==> flow/design.v <==
module alu_top(CLK, OP1, OP2, OPRN, OUT, ZERO);
	input CLK;
	input [31:0] OP1;
	input [31:0] OP2;
	input [5:0] OPRN;
	output [31:0] OUT;
	output ZERO;
	reg [31:0] op1_q, op2_q;
	reg [5:0] oprn_q;
	reg [31:0] out_q;
	reg zero_q;
	wire [31:0] alu_out;
	wire alu_zero;
	ALU alu_inst(alu_out, alu_zero, op1_q, op2_q, oprn_q);
	always @(posedge CLK) begin
		op1_q <= OP1;
		op2_q <= OP2;
		oprn_q <= OPRN;
		out_q <= alu_out;
		zero_q <= alu_zero;
	end
	assign OUT = out_q;
	assign ZERO = zero_q;
endmodule

`timescale 1ns/10ps
module mux(result, operand1, operand2, control);
	input operand1, operand2, control;
	output result;
	wire notwire, and1wire, and2wire;
	not not1(notwire, control);
	and and1(and1wire, operand1, notwire);
	and and2(and2wire, operand2, control);
	or or1(result, and1wire, and2wire);
endmodule
module mux26_2x1(result, operand1, operand2, control);
	input [25:0] operand1, operand2;
	input control;
	output [25:0] result;
	genvar i; generate
		for (i=0; i<26; i=i+1)begin : mux5_2x1_gen_loop
			mux m(result[i], operand1[i], operand2[i], control);
		end
	endgenerate
endmodule
module mux5_2x1(result, operand1, operand2, control);
	input [4:0] operand1, operand2;
	input control;
	output [4:0] result;
	genvar i; generate
		for (i=0; i<5; i=i+1)begin : mux5_2x1_gen_loop
			mux m(result[i], operand1[i], operand2[i], control);
		end
	endgenerate
endmodule
module mux32_2x1(result, operand1, operand2, control);
	input [31:0] operand1, operand2;
	input control;
	output [31:0] result;
	genvar i; generate
		for (i=0; i<32; i=i+1)begin : mux_gen_loop
			mux m(result[i], operand1[i], operand2[i], control);
		end
	endgenerate
endmodule
module mux64_2x1(result, operand1, operand2, control);
	input [63:0] operand1, operand2;
	input control;
	output [63:0] result;
	genvar i;
	generate
		for (i=0; i<64; i=i+1)
		begin : mux_gen_loop
			mux m(result[i], operand1[i], operand2[i], control);
		end
	endgenerate
endmodule
module mux32_4x1(result, operand1, operand2, operand3, operand4, control);
	input [31:0] operand1, operand2, operand3, operand4;
	input [1:0] control;
	output [31:0] result;
	wire [31:0] mux1Wire, mux2Wire;
	mux32_2x1 m1(.result(mux1Wire), .operand1(operand1), .operand2(operand2), .control(control[0]));
	mux32_2x1 m2(.result(mux2Wire), .operand1(operand3), .operand2(operand4), .control(control[0]));
	mux32_2x1 m3(.result(result), .operand1(mux1Wire), .operand2(mux2Wire), .control(control[1]));
endmodule
module mux32_8x1(result, operand1, operand2, operand3, operand4, 
	operand5, operand6, operand7, operand8, control);
	input [31:0] operand1, operand2, operand3, operand4, operand5, operand6, operand7, operand8;
	input [2:0] control;
	output [31:0] result;
	wire [31:0] mux1Wire, mux2Wire;
	mux32_4x1 m1(mux1Wire, operand1, operand2, operand3, operand4, control[1:0]);
	mux32_4x1 m2(mux2Wire, operand5, operand6, operand7, operand8, control[1:0]);
	mux32_2x1 m3(result, mux1Wire, mux2Wire, control[2]);
endmodule
module mux32_16x1(result, operand1, operand2, operand3, operand4, 
	operand5, operand6, operand7, operand8,
	operand9, operand10, operand11, operand12, 
	operand13, operand14, operand15, operand16, control);
	input [31:0] operand1, operand2, operand3, operand4, 
	operand5, operand6, operand7, operand8, 
	operand9, operand10, operand11, operand12, 
	operand13, operand14, operand15, operand16;
	input [3:0] control;
	output [31:0] result;
	wire [31:0] mux1Wire, mux2Wire;
	mux32_8x1 m1(.result(mux1Wire), .operand1(operand1), .operand2(operand2), .operand3(operand3), 
		.operand4(operand4), .operand5(operand5), .operand6(operand6), .operand7(operand7), 
		.operand8(operand8), .control(control[2:0]));
	mux32_8x1 m2(.result(mux2Wire), .operand1(operand9), .operand2(operand10), .operand3(operand11), 
		.operand4(operand12), .operand5(operand13), .operand6(operand14), .operand7(operand15), 
		.operand8(operand16), .control(control[2:0]));
	mux32_2x1 m3(.result(result), .operand1(mux1Wire), .operand2(mux2Wire), .control(control[3]));
endmodule
module mux32_32x1(result, d0, d1, d2, d3, d4, d5, d6, d7, d8, d9, d10, d11, d12, d13, d14, d15, 
	d16, d17, d18, d19, d20, d21, d22, d23, d24, d25, d26, d27, d28, d29, d30, d31, control);
	input [31:0] d0, d1, d2, d3, d4, d5, d6, d7, d8, d9, d10, d11, d12, d13, d14, d15, 
	d16, d17, d18, d19, d20, d21, d22, d23, d24, d25, d26, d27, d28, d29, d30, d31;
	input [4:0] control;
	output [31:0] result;
	wire [31:0] mux1Wire, mux2Wire;
	mux32_16x1 m1(mux1Wire, d0, d1, d2, d3, d4, d5, d6, d7, 
		d8, d9, d10, d11, d12, d13, d14, d15, control[3:0]);
	mux32_16x1 m2(mux2Wire, d16, d17, d18, d19, d20, d21, d22, d23, 
		d24, d25, d26, d27, d28, d29, d30, d31, control[3:0]);
	mux32_2x1 m3(result, mux1Wire, mux2Wire, control[4]);
endmodule
module twosComplement(result, operand);
	input [31:0] operand;
	output [31:0] result;
	wire [31:0] notwire;
	wire notNeeded;
	wire add = 1'b0;
	wire [31:0] uno = 32'b1;
	genvar i;
	for (i=0; i<32; i=i+1) begin : logic_loop
		not not1(notwire[i], operand[i]);
	end
	rc_add_sub_32 rc(result, notNeeded, notwire, uno, add);
endmodule
module twosComplement64(result, operand);
	input [63:0] operand;
	output [63:0] result;
	wire [63:0] notwire;
	wire notNeeded;
	wire add = 1'b0;
	wire [63:0] uno = 64'b1;
	genvar i;
	for (i=0; i<64; i=i+1) begin : logic_loop
		not not1(notwire[i], operand[i]);
	end
	rc_add_sub_64 rc(result, notNeeded, notwire, uno, add);
endmodule
module buf32(result, operand);
	input [31:0] operand;
	output [31:0] result;
	genvar i;
	for (i=0; i<32; i=i+1) begin : logic_loop
		buf nb(result[i], operand[i]);
	end
endmodule
module lineDecoder2to4(d, b);
	input [1:0] b;
	output [3:0] d;
	wire [1:0] bundle;
	not n0(bundle[0], b[0]);
	not n1(bundle[1], b[1]);
	and a0(d[0], bundle[0], bundle[1]);
	and a1(d[1], bundle[1], b[0]);
	and a2(d[2], b[1], bundle[0]);
	and a3(d[3], b[1], b[0]);
endmodule
module lineDecoder3to8(d, b);
	input [2:0] b;
	output [7:0] d;
	wire [4:0] bundle;
	lineDecoder2to4 l(bundle[3:0], b[1:0]);
	not n0(bundle[4], b[2]);
	genvar i;
	for (i=0; i<4; i=i+1) begin : logic_loop
		and a1(d[i], bundle[i], bundle[4]);
		and a2(d[i+4], bundle[i], b[2]);
	end
endmodule
module lineDecoder4to16(d, b);
	input [3:0] b;
	output [15:0] d;
	wire [8:0] bundle;
	lineDecoder3to8 l(bundle[7:0], b[2:0]);
	not n0(bundle[8], b[3]);
	genvar i;
	for (i=0; i<8; i=i+1) begin : logic_loop
		and a1(d[i], bundle[i], bundle[8]);
		and a2(d[i+8], bundle[i], b[3]);
	end
endmodule
module lineDecoder5to32(d, b);
	input [4:0] b;
	output [31:0] d;
	wire [16:0] bundle;
	lineDecoder4to16 l(bundle[15:0], b[3:0]);
	not n0(bundle[16], b[4]);
	genvar i;
	for (i=0; i<16; i=i+1) begin : logic_loop
		and a1(d[i], bundle[i], bundle[16]);
		and a2(d[i+16], bundle[i], b[4]);
	end
endmodule
module nor32(result, operand1, operand2);
	input [31:0] operand1, operand2;
	output [31:0] result;
	genvar i;
	generate
		for (i=0; i<32; i=i+1)
		begin : nor32_loop
			nor nor1(result[i], operand1[i], operand2[i]);
		end
	endgenerate
endmodule
module and32(result, operand1, operand2);
	input [31:0] operand1, operand2;
	output [31:0] result;
	genvar i;
	generate
		for (i=0; i<32; i=i+1)
		begin : and32_loop
			and a1(result[i], operand1[i], operand2[i]);
		end
	endgenerate
endmodule
module inv32(result, operand);
	input [31:0] operand;
	output [31:0] result;
	genvar i;
	generate
		for (i=0; i<32; i=i+1)
		begin : inv32_loop
			not not1(result[i], operand[i]);
		end
	endgenerate
endmodule
module or31x1(result, operand);
	input [31:0] operand;
	wire [29:0] orWire; 
	output result;
	or o0(orWire[0], operand[0], operand[1]);
	or o1(orWire[1], orWire[0], operand[2]);
	or o2(orWire[2], orWire[1], operand[3]);
	or o3(orWire[3], orWire[2], operand[4]);
	or o4(orWire[4], orWire[3], operand[5]);
	or o5(orWire[5], orWire[4], operand[6]);
	or o6(orWire[6], orWire[5], operand[7]);
	or o7(orWire[7], orWire[6], operand[8]);
	or o8(orWire[8], orWire[7], operand[9]);
	or o9(orWire[9], orWire[8], operand[10]);
	or o10(orWire[10], orWire[9], operand[11]);
	or o11(orWire[11], orWire[10], operand[12]);
	or o12(orWire[12], orWire[11], operand[13]);
	or o13(orWire[13], orWire[12], operand[14]);
	or o14(orWire[14], orWire[13], operand[15]);
	or o15(orWire[15], orWire[14], operand[16]);
	or o16(orWire[16], orWire[15], operand[17]);
	or o17(orWire[17], orWire[16], operand[18]);
	or o18(orWire[18], orWire[17], operand[19]);
	or o19(orWire[19], orWire[18], operand[20]);
	or o20(orWire[20], orWire[19], operand[21]);
	or o21(orWire[21], orWire[20], operand[22]);
	or o22(orWire[22], orWire[21], operand[23]);
	or o23(orWire[23], orWire[22], operand[24]);
	or o24(orWire[24], orWire[23], operand[25]);
	or o25(orWire[25], orWire[24], operand[26]);
	or o26(orWire[26], orWire[25], operand[27]);
	or o27(orWire[27], orWire[26], operand[28]);
	or o28(orWire[28], orWire[27], operand[29]);
	or o29(orWire[29], orWire[28], operand[30]);
	or o30(result, orWire[29], operand[31]);
endmodule
module or32(result, operand1, operand2);
	input [31:0] operand1, operand2;
	output [31:0] result;
	wire [31:0] norWire;
	nor32 n1(norWire, operand1, operand2);
	inv32 i1(result, norWire);
endmodule
module rc_add_sub_32(result, carryOut, operand1, operand2, subtractNotAdd);
	input [31:0] operand1, operand2;
	input subtractNotAdd;
	output [31:0] result;
	output carryOut;
	wire [31:0] xorProduct;
	wire [31:0] wireNext;
	genvar i;
	generate
		for (i=0; i<32; i=i+1) begin : rc_add_sub_32_loop
			xor xor_inst(xorProduct[i], subtractNotAdd, operand2[i]);
			if(i!=0 && i!=31) begin
				full_adder fa(result[i], wireNext[i],
					operand1[i], xorProduct[i], wireNext[i-1]);
			end else if(i==0) begin
				full_adder fa(result[i], wireNext[i],
					operand1[i], xorProduct[i], subtractNotAdd);
			end else if(i==31) begin
				full_adder fa(result[i], carryOut,
					operand1[i], xorProduct[i], wireNext[i-1]);
			end
		end
	endgenerate
endmodule
module rc_add_sub_64(r, c, o, p, sNa);
	input [63:0] o, p;
	input sNa;
	output [63:0] r;
	output c;
	wire [63:0] xorProduct, wireNext;
	genvar i;
	generate
		for (i=0; i<64; i=i+1) begin : rc_add_sub_64_loop
			xor xor_inst(xorProduct[i], sNa, p[i]);
			if(i!=0 && i!=63) begin
				full_adder fa(r[i], wireNext[i], o[i], xorProduct[i], wireNext[i-1]);
			end else if(i==0) begin
				full_adder fa(r[i], wireNext[i], o[i], xorProduct[i], sNa);
			end else if(i==63) begin
				full_adder fa(r[i], c, o[i], xorProduct[i], wireNext[i-1]);
			end
		end
	endgenerate
endmodule
module full_adder(s, co, o, p, ci);
	input o, p, ci;
	output s, co;
	wire HA1sum, HA1carry, HA2carry;
	half_adder h1(HA1sum, HA1carry, o, p);
	half_adder h2(s, HA2carry, HA1sum, ci);
	or orI(co, HA1carry, HA2carry);
endmodule
module half_adder(s, c, o, p);
	input o, p;
	output s, c;
	xor i(s, o, p);
	and j(c, o, p);
endmodule
`timescale 1ns/10ps
module barrel_shifter(result, operand, shift, leftNotRight);
	input [31:0] operand;
	input [31:0] shift;
	input leftNotRight;
	output [31:0] result;
	wire [31:0] shiftOut0, shiftOut1, muxOut;
	wire orResult;
	right_shifter rs(.result(shiftOut0), .operand(operand), .shift(shift[4:0]));
	left_shifter ls(.result(shiftOut1), .operand(operand), .shift(shift[4:0]));
	mux32_2x1 m(.result(muxOut), .operand1(shiftOut0), 
		.operand2(shiftOut1), .control(leftNotRight));
	or31x1 or1(orResult, {5'b0,{shift[31:5]}});
	mux32_2x1 m1(.result(result), .operand1(muxOut), 
		.operand2(0), .control(orResult));
endmodule
module left_shifter(result, operand, shift);
	input [31:0] operand;
	input [4:0] shift;
	output [31:0] result;
	wire mOut [3:0][31:0];
	genvar i, m, j, k;
	generate
		for (i=0; i<=31; i=i+1)
		begin : input_mux_gen_loop_
			if(i>0) begin
				mux m1(.result(mOut[0][i]), .operand1(operand[i]), .operand2(operand[i-1]), .control(shift[0]));
			end else begin
				mux m2(.result(mOut[0][i]), .operand1(operand[i]), .operand2(1'b0), .control(shift[0]));
			end
		end
		for (m=0; m<3; m=m+1)
		begin : inner_col_mux_gen_loop_
			for (k=0; k<=31; k=k+1)
			begin : inner_mux_gen_loop_
				if(k>=2**(m+1)) begin
					mux m3(.result(mOut[m+1][k]), .operand1(mOut[m][k]), .operand2(mOut[m][k-2**(m+1)]), .control(shift[m+1]));
				end else begin
					mux m4(.result(mOut[m+1][k]), .operand1(mOut[m][k]), .operand2(1'b0), .control(shift[m+1]));
				end
			end
		end
		for (j=0; j<=31; j=j+1)
		begin : result_mux_gen_loop_
			if(j>=16) begin
				mux m5(.result(result[j]), .operand1(mOut[3][j]), .operand2(mOut[3][j-16]), .control(shift[4]));
			end else begin
				mux m6(.result(result[j]), .operand1(mOut[3][j]), .operand2(1'b0), .control(shift[4]));
			end
		end
	endgenerate
endmodule
module right_shifter(result, operand, shift);
	input [31:0] operand;
	input [4:0] shift;
	output [31:0] result;
	wire mOut [3:0][31:0];
	genvar i, m, j, k;
	generate
		for (i=0; i<=31; i=i+1)
		begin : input_mux_gen_loop_
			if(i<31) begin
				mux m1(.result(mOut[0][i]), .operand1(operand[i]), .operand2(operand[i+1]), .control(shift[0]));
			end else begin
				mux m2(.result(mOut[0][i]), .operand1(operand[i]), .operand2(1'b0), .control(shift[0]));
			end
		end
		for (m=0; m<3; m=m+1)
		begin : inner_col_mux_gen_loop_
			for (k=0; k<=31; k=k+1)
			begin : inner_mux_gen_loop_
				if(k<32-2**(m+1)) begin
					mux m3(.result(mOut[m+1][k]), .operand1(mOut[m][k]), .operand2(mOut[m][k+2**(m+1)]), .control(shift[m+1]));
				end else begin
					mux m4(.result(mOut[m+1][k]), .operand1(mOut[m][k]), .operand2(1'b0), .control(shift[m+1]));
				end
			end
		end
		for (j=0; j<=31; j=j+1)
		begin : result_mux_gen_loop_
			if(j<16) begin
				mux m5(.result(result[j]), .operand1(mOut[3][j]), .operand2(mOut[3][j+16]), .control(shift[4]));
			end else begin
				mux m6(.result(result[j]), .operand1(mOut[3][j]), .operand2(1'b0), .control(shift[4]));
			end
		end
	endgenerate
endmodule
module mult_32Bit_Unsigned(resultHigh, resultLow, multiplicand, multiplier);
	input [31:0] multiplicand, multiplier;
	output [31:0] resultHigh, resultLow;
	wire cOut [31:0];
	wire [31:0] op2Wire [31:0];
	and32 an(op2Wire[0], multiplicand, {32{multiplier[0]}});
	buf b2(cOut[0], 1'b0);
	buf b(resultLow[0], op2Wire[0][0]);
	genvar j;
	generate
		for (j=1; j<32; j=j+1) begin : loop_
			wire [31:0] op1Wire;
			and32 an(op1Wire, multiplicand, {32{multiplier[j]}});
			rc_add_sub_32 ad(op2Wire[j], cOut[j], op1Wire, {cOut[j-1],{op2Wire[j-1][31:1]}}, 1'b0);
			buf b(resultLow[j], op2Wire[j][0]);
		end
	endgenerate
	buf32 b4(resultHigh, {cOut[31],{op2Wire[31][31:1]}});
endmodule
module mult(resultHigh, resultLow, multiplicand, multiplier);
	input [31:0] multiplicand, multiplier;
	output [31:0] resultHigh, resultLow;
	wire [31:0] bundle [3:0];
	wire [63:0] unsignedWire, twosOutm, muxOut;
	wire xorGate;
	xor o(xorGate, multiplicand[31], multiplier[31]);
	twosComplement t1(bundle[0], multiplicand);
	mux32_2x1 m1(bundle[1], multiplicand, bundle[0], multiplicand[31]);
	twosComplement t2(bundle[2], multiplier);
	mux32_2x1 m2(bundle[3], multiplier, bundle[2], multiplier[31]);
	mult_32Bit_Unsigned mul(unsignedWire[63:32], unsignedWire[31:0], bundle[1], bundle[3]);
	twosComplement64 t3(twosOutm, unsignedWire);
	mux64_2x1 m3(muxOut, unsignedWire, twosOutm, xorGate);
	buf32 b1(resultLow, muxOut[31:0]);
	buf32 b2(resultHigh, muxOut[63:32]);
endmodule
`timescale 1ns/10ps
module ALU(OUT, ZERO, OP1, OP2, OPRN);
	input [(32 -1):0] OP1;  
	input [(32 -1):0] OP2;  
	input [(6 -1):0] OPRN;  
	output [(32 -1):0] OUT;  
	output ZERO;
	wire [31:0] addSubWire;
	wire [31:0] shftWire;
	wire [31:0] mulWire;
	wire [31:0] andWire;
	wire [31:0] orWire;
	wire [31:0] norWire;
	wire [31:0] nullWire;
	wire carryWire;
	wire nonZero;
	wire [31:0] muxWire;
	wire lnr;
	wire andADDWire;
	wire orADDWire;
	and andADD(andADDWire, OPRN[0], OPRN[3]);
	rc_add_sub_32 addSub(.result(addSubWire), .carryOut(carryWire), .operand1(OP1), .operand2(OP2), .subtractNotAdd(OPRN[1])); 
	mult mult_32Bit_Signed(.resultHigh(nullWire), .resultLow(mulWire), .multiplicand(OP1), .multiplier(OP2));
	not lnrNOT(lnr, OPRN[0]);
	barrel_shifter b1(shftWire, OP1, OP2, lnr);
	nor32 n1(.result(norWire), .operand1(OP1), .operand2(OP2));
	or32 o1(.result(orWire), .operand1(OP1), .operand2(OP2));
	and32 a1(.result(andWire), .operand1(OP1), .operand2(OP2));
	mux32_16x1 m1(muxWire, addSubWire, addSubWire, addSubWire, mulWire, 
		shftWire, shftWire, andWire, orWire, 
		norWire, addSubWire, addSubWire, addSubWire, 
		addSubWire, addSubWire, addSubWire, 
		addSubWire, OPRN[3:0]);
	or31x1 or1(nonZero, muxWire);
	not zeroNOT(ZERO, nonZero);
	buf32 bbb(OUT, muxWire);
endmodule
Tool chain data of alu_top --
The steps from the RTL of alu_top to its reports follow in flow order. Lines are those of the file above, counted from 1. Cell names lack the library's common part. The mark - stands for no value.
Inputs: top alu_top, clock input CLK, library sky130hd, timing corner tt_025C_1v80

Word level --
Counts by Yosys on the flattened word-level netlist (proc, flatten, opt, wreduce). Print and check cells are left out. Cells with the same type and inputs are merged into one.
Cells by class: bitwise gates (word level) 5662
Operator list (number):
- bitwise AND 1 bit | 3053
- OR 1 bit | 1323
- XOR 1 bit | 1151
- NOT 1 bit | 135
Bit counts: bits in registers 101, input bits 71, output and inout bits 33, elaborated cells 5667

Longest topological paths --
Depth = most cells in a row (Yosys ltp): at word level without a register or memory, in the mapped netlist without a sequential cell, where the memories' decode and read muxes count.
Logic depth: depth in word-level cells 139, ABC_AREA 1, mapped depth 143, mapped depth without buffers 139

Netlist --
Source: synth_stat.txt of the flow (Yosys; design flattened, memories mapped). It holds for the ABC_AREA given above (unset counts as 0); a run with the other value may have another netlist.
Mapped netlist: mapped cells 3196, mapped area 23935.5 µm², area of sequential cells 2021.9 µm², flip-flops 101, buffer cells 199
Cells by type:
- fa_1 | number 465, area in all 9.31E+03 µm²
- nand2_1 | number 1026, area in all 3.85E+03 µm²
- dfxtp_1 | number 101, area in all 2.02E+03 µm²
- ha_1 | number 125, area in all 1564 µm²
- nand3_1 | number 247, area in all 1.24E+03 µm²
- nor2_1 | number 286, area in all 1073.53 µm²
- inv_1 | number 265, area in all 994.704 µm²
- a21oi_1 | number 149, area in all 745.715 µm²
- o21ai_0 | number 120, area in all 600.576 µm²
- clkbuf_1 | number 111, area in all 416.65 µm²
- xor2_1 | number 37, area in all 324.061 µm²
- o211ai_1 | number 42, area in all 315.302 µm²
- buf_2 | number 38, area in all 190.182 µm²
- o21ai_4 | number 10, area in all 162.656 µm²
- o21ai_2 | number 16, area in all 140.134 µm²
- buf_6 | number 11, area in all 123.869 µm²
- xnor2_1 | number 14, area in all 122.618 µm²
- buf_1 | number 32, area in all 120.115 µm²
Other cell types: 21; their cells: 101.

Path before layout --
Path of least setup slack by OpenSTA after synthesis, without wires, with an ideal clock, recovery checks aside; 20% of the period is set as input and as output delay. Where synthesis merged equal registers, the netlist keeps one of their names.
Timing post-synthesis: kind reg-to-reg, from register op2_q[1], to register zero_q, period 29500 ps, setup time 110 ps, time at the first pin 0 ps, data arrival time 28671 ps, data required time 29390 ps, slack 719 ps, delay of the path 28781 ps, stages 88, path buffers 5, synthesis period reached 28781 ps
"delay of the path" is the arrival time less input delay plus setup time. "stages" counts driving pins, that of a launching flip-flop among them; a cell with two outputs on the path counts twice. "synthesis period reached" is the clock period less the worst setup slack; recovery checks do not enter. This is arithmetic on one report: input and output delays are still those of the set period (20% each). The rows between start and end are the longest chain of elaborated cells between them; the timing report does not say that the signal goes this way. Where chains are equally long, one stands for them. A line is the first line of the expression or statement that the cell stems from. Yosys adds cells for indexed reads and writes and turns some case tables into memories.
Between the ends, post-synthesis: cells stage by stage dfxtp_1 -> buf_2 -> inv_2 -> buf_2 -> buf_2 -> ha_1 -> nand2_1 -> o21ai_1 -> clkbuf_1 -> buf_1 -> nand2_1 -> fa_1 -> fa_1 -> fa_1 -> inv_1 -> fa_1 -> inv_1 -> fa_1 -> [... 52 more ...] -> fa_1 -> inv_1 -> fa_1 -> ha_1 -> inv_1 -> ha_1 -> nor2_1 -> xnor2_1 -> xor2_1 -> inv_1 -> nand3_1 -> nand2_1 -> nand2_1 -> nand3_1 -> nand2_1 -> nand2_1 -> nand2_1 -> nor2_2, length of the longest elaborated chain 138, elaborated cells on any way between the ends 4857, those cells by class logic (4857)
Ends and longest elaborated chain, post-synthesis:
- from (decl) | line 8 | reg [31:0] op1_q, op2_q;
- from (assign) | line 17 | op2_q <= OP2;
- NOT 1 bit | line 138 | not not1(notwire[i], operand[i]);
- XOR 1 bit | line 341 | xor i(s, o, p);
- bitwise AND 1 bit | line 33 | and and2(and2wire, operand2, control);
- OR 1 bit | line 34 | or or1(result, and1wire, and2wire);
- bitwise AND 1 bit | line 228 | and a1(result[i], operand1[i], operand2[i]);
- XOR 1 bit | line 341
- bitwise AND 1 bit | line 342 | and j(c, o, p);
- [... 124 more ...]
- OR 1 bit | line 34
- bitwise AND 1 bit | line 32 | and and1(and1wire, operand1, notwire);
- OR 1 bit | line 34
- bitwise AND 1 bit | line 32
- OR 1 bit | line 34
- OR 1 bit | line 277 | or o30(result, orWire[29], operand[31]);
- NOT 1 bit | line 502 | not zeroNOT(ZERO, nonZero);
- to (assign) | line 20 | zero_q <= alu_zero;
- to (decl) | line 11 | reg zero_q;
Nets of the timed path that keep an RTL name, with a line that drives or declares them; the list need not be complete.
Nets with RTL names, path post-synthesis (line):
- alu_inst.m1.m3.mux_gen_loop[31].m.result | 34

Timing after layout --
From the final timing report of job 1: the path of least setup slack in the routed layout; clock arrival at registers is part of the times. The path's times are printed in steps of 10 ps; the period is the one set.
Timing after layout: kind reg-to-reg, from register op1_q[0], to register zero_q, period 24700 ps, setup time 90 ps, time at the first pin 400 ps, data arrival time 28330 ps, data required time 25000 ps, slack -3330 ps, stages 87, path buffers 0
The rows between start and end are the longest chain of elaborated cells between them; the timing report does not say that the signal goes this way. Where chains are equally long, one stands for them.
Between the ends, after layout: cells stage by stage dfxtp_4 -> inv_4 -> ha_4 -> nand2_4 -> o21ai_4 -> inv_2 -> nor2_2 -> ha_2 -> inv_2 -> fa_2 -> fa_2 -> fa_2 -> inv_2 -> fa_1 -> inv_2 -> fa_2 -> fa_2 -> fa_2 -> [... 51 more ...] -> ha_4 -> inv_1 -> nand2_1 -> nand3_1 -> nand2_1 -> nand2_1 -> nand2_1 -> inv_1 -> nand2_1 -> nand2_1 -> nand2_1 -> nand2_1 -> nand2_1 -> nand3_2 -> nand2_1 -> nand2_1 -> nand2_2 -> nor2_2, length of the longest elaborated chain 139, elaborated cells on any way between the ends 4337, those cells by class logic (4337)
Ends and longest elaborated chain, after layout:
- from (decl) | line 8 | reg [31:0] op1_q, op2_q;
- from (assign) | line 16 | op1_q <= OP1;
- NOT 1 bit | line 138 | not not1(notwire[i], operand[i]);
- bitwise AND 1 bit | line 342 | and j(c, o, p);
- XOR 1 bit | line 341 | xor i(s, o, p);
- bitwise AND 1 bit | line 33 | and and2(and2wire, operand2, control);
- OR 1 bit | line 34 | or or1(result, and1wire, and2wire);
- bitwise AND 1 bit | line 228 | and a1(result[i], operand1[i], operand2[i]);
- XOR 1 bit | line 341
- [... 125 more ...]
- OR 1 bit | line 34
- bitwise AND 1 bit | line 32 | and and1(and1wire, operand1, notwire);
- OR 1 bit | line 34
- bitwise AND 1 bit | line 32
- OR 1 bit | line 34
- OR 1 bit | line 277 | or o30(result, orWire[29], operand[31]);
- NOT 1 bit | line 502 | not zeroNOT(ZERO, nonZero);
- to (assign) | line 20 | zero_q <= alu_zero;
- to (decl) | line 11 | reg zero_q;
Nets of the timed path that keep an RTL name, with a line that drives or declares them; the list need not be complete.
Nets with RTL names, path after layout (line):
- alu_inst.m1.m3.mux_gen_loop[31].m.result | 34

==> runs of alu_top <==
Stored flow runs of alu_top (4 of them; Yosys, OpenROAD, sky130hd). They differ in their settings and are not a sequence. Constraints: input delay and output delay 20% of the set period each, output load 0.01 pF.
"reached clock period" means the clock period less the worst setup slack. The figure is calculated, with input and output delays left at 20% of the set period.
"critical setup path time" = time allowed to the worst setup path (clock period - input delay - output delay, where it has them) - its slack; a late launch clock adds to it, a late capture clock takes from it.
"critical setup path time" is given in steps of 10 ps.

[job 1] flow files
==> flow/run.sh <==
#!/bin/bash
# the make line also repeats the synthesis and layout settings of config.mk as NAME=value (left out here)
make -C /OpenROAD-flow-scripts/flow DESIGN_CONFIG=/design/flow/config.mk WORK_HOME=/design/flow/orfs CLKGATE_MAP_FILE= finish
==> flow/config.mk <==
export PLATFORM = sky130hd
export DESIGN_NAME = alu_top
export DESIGN_NICKNAME = alu_top
export VERILOG_FILES = /design/flow/design.v
export SDC_FILE = /design/flow/constraint.sdc
export NUM_CORES = 4
export LEC_CHECK = 0
export ABC_AREA = 1
export CAP_MARGIN = 15
export CORE_MARGIN = 6
export CORE_UTILIZATION = 29
export CTS_CLUSTER_SIZE = 12
export MAX_ROUTING_LAYER = met4
export MIN_ROUTING_LAYER = met2
export PLACE_DENSITY_LB_ADDON = 0.24
export SETUP_SLACK_MARGIN = 5.0
export SLEW_MARGIN = 20
export TNS_END_PERCENT = 50
==> flow/constraint.sdc <==
create_clock -name core_clock -period 24.7 [get_ports {CLK}]
set_input_delay 4.9400 -clock core_clock [delete_from_list [all_inputs] [get_ports {CLK}]]
set_output_delay 4.9400 -clock core_clock [all_outputs]
set_load 0.01 [all_outputs]

[job 1] result: full die area 89574.5 µm²; reached clock period 28029 ps; sum of negative setup slack -13342 ps; mapped cell area after synthesis 23935.5 µm²; area of the standard cells in the finished layout 28144.5 µm²; worst hold slack after layout 729 ps; critical setup path time 28030 ps; worst setup path type reg-to-reg; setup slack of the critical path -3329 ps

[job 2] flow files
==> flow/run.sh <==
#!/bin/bash
# the make line also repeats the synthesis and layout settings of config.mk as NAME=value (left out here)
make -C /OpenROAD-flow-scripts/flow DESIGN_CONFIG=/design/flow/config.mk WORK_HOME=/design/flow/orfs CLKGATE_MAP_FILE= finish
==> flow/config.mk <==
export PLATFORM = sky130hd
export DESIGN_NAME = alu_top
export DESIGN_NICKNAME = alu_top
export VERILOG_FILES = /design/flow/design.v
export SDC_FILE = /design/flow/constraint.sdc
export NUM_CORES = 4
export LEC_CHECK = 0
export ABC_AREA = 1
export CAP_MARGIN = 15
export CELL_PAD_IN_SITES_DETAIL_PLACEMENT = 2
export CORE_MARGIN = 6
export CORE_UTILIZATION = 29
export CTS_CLUSTER_DIAMETER = 214
export CTS_CLUSTER_SIZE = 12
export HOLD_SLACK_MARGIN = 0.14
export MAX_ROUTING_LAYER = met4
export MIN_ROUTING_LAYER = met2
export PLACE_DENSITY_LB_ADDON = 0.24
export SLEW_MARGIN = 30
export TNS_END_PERCENT = 50
==> flow/constraint.sdc <==
create_clock -name core_clock -period 47.6 [get_ports {CLK}]
set_input_delay 9.5200 -clock core_clock [delete_from_list [all_inputs] [get_ports {CLK}]]
set_output_delay 9.5200 -clock core_clock [all_outputs]
set_load 0.01 [all_outputs]

[job 2] result: full die area 89574.5 µm²; reached clock period 31959 ps; sum of negative setup slack 0 ps; mapped cell area after synthesis 23935.5 µm²; area of the standard cells in the finished layout 26302.7 µm²; worst hold slack after layout 767 ps; critical setup path time 31960 ps; worst setup path type reg-to-reg; setup slack of the critical path 15641 ps

[job 3] flow files
==> flow/run.sh <==
#!/bin/bash
# the make line also repeats the synthesis and layout settings of config.mk as NAME=value (left out here)
make -C /OpenROAD-flow-scripts/flow DESIGN_CONFIG=/design/flow/config.mk WORK_HOME=/design/flow/orfs CLKGATE_MAP_FILE= finish
==> flow/config.mk <==
export PLATFORM = sky130hd
export DESIGN_NAME = alu_top
export DESIGN_NICKNAME = alu_top
export VERILOG_FILES = /design/flow/design.v
export SDC_FILE = /design/flow/constraint.sdc
export NUM_CORES = 4
export LEC_CHECK = 0
export ABC_AREA = 1
export CAP_MARGIN = 15
export CELL_PAD_IN_SITES_DETAIL_PLACEMENT = 2
export CELL_PAD_IN_SITES_GLOBAL_PLACEMENT = 1
export CORE_MARGIN = 6
export CORE_UTILIZATION = 29
export CTS_CLUSTER_DIAMETER = 214
export CTS_CLUSTER_SIZE = 12
export HOLD_SLACK_MARGIN = 0.09
export MAX_ROUTING_LAYER = met4
export MIN_ROUTING_LAYER = met1
export PLACE_DENSITY_LB_ADDON = 0.24
export SLEW_MARGIN = 30
export TNS_END_PERCENT = 50
==> flow/constraint.sdc <==
create_clock -name core_clock -period 47.6 [get_ports {CLK}]
set_input_delay 9.5200 -clock core_clock [delete_from_list [all_inputs] [get_ports {CLK}]]
set_output_delay 9.5200 -clock core_clock [all_outputs]
set_load 0.01 [all_outputs]

[job 3] result: full die area 89574.5 µm²; reached clock period 30798 ps; sum of negative setup slack 0 ps; mapped cell area after synthesis 23935.5 µm²; area of the standard cells in the finished layout 26162.6 µm²; worst hold slack after layout 714 ps; critical setup path time 30800 ps; worst setup path type reg-to-reg; setup slack of the critical path 16802 ps

[job 4] flow files
==> flow/run.sh <==
#!/bin/bash
# the make line also repeats the synthesis and layout settings of config.mk as NAME=value (left out here)
make -C /OpenROAD-flow-scripts/flow DESIGN_CONFIG=/design/flow/config.mk WORK_HOME=/design/flow/orfs CLKGATE_MAP_FILE= finish
==> flow/config.mk <==
export PLATFORM = sky130hd
export DESIGN_NAME = alu_top
export DESIGN_NICKNAME = alu_top
export VERILOG_FILES = /design/flow/design.v
export SDC_FILE = /design/flow/constraint.sdc
export NUM_CORES = 4
export LEC_CHECK = 0
export CAP_MARGIN = 20
export CORE_MARGIN = 2
export CORE_UTILIZATION = 40
export SLEW_MARGIN = 20
==> flow/constraint.sdc <==
create_clock -name core_clock -period 29.0 [get_ports {CLK}]
set_input_delay 5.8000 -clock core_clock [delete_from_list [all_inputs] [get_ports {CLK}]]
set_output_delay 5.8000 -clock core_clock [all_outputs]
set_load 0.01 [all_outputs]

[job 4] result: full die area 60233.4 µm²; reached clock period 28576 ps; sum of negative setup slack 0 ps; mapped cell area after synthesis 23314.9 µm²; area of the standard cells in the finished layout 26555.5 µm²; worst hold slack after layout 807 ps; critical setup path time 28580 ps; worst setup path type reg-to-reg; setup slack of the critical path 424 ps
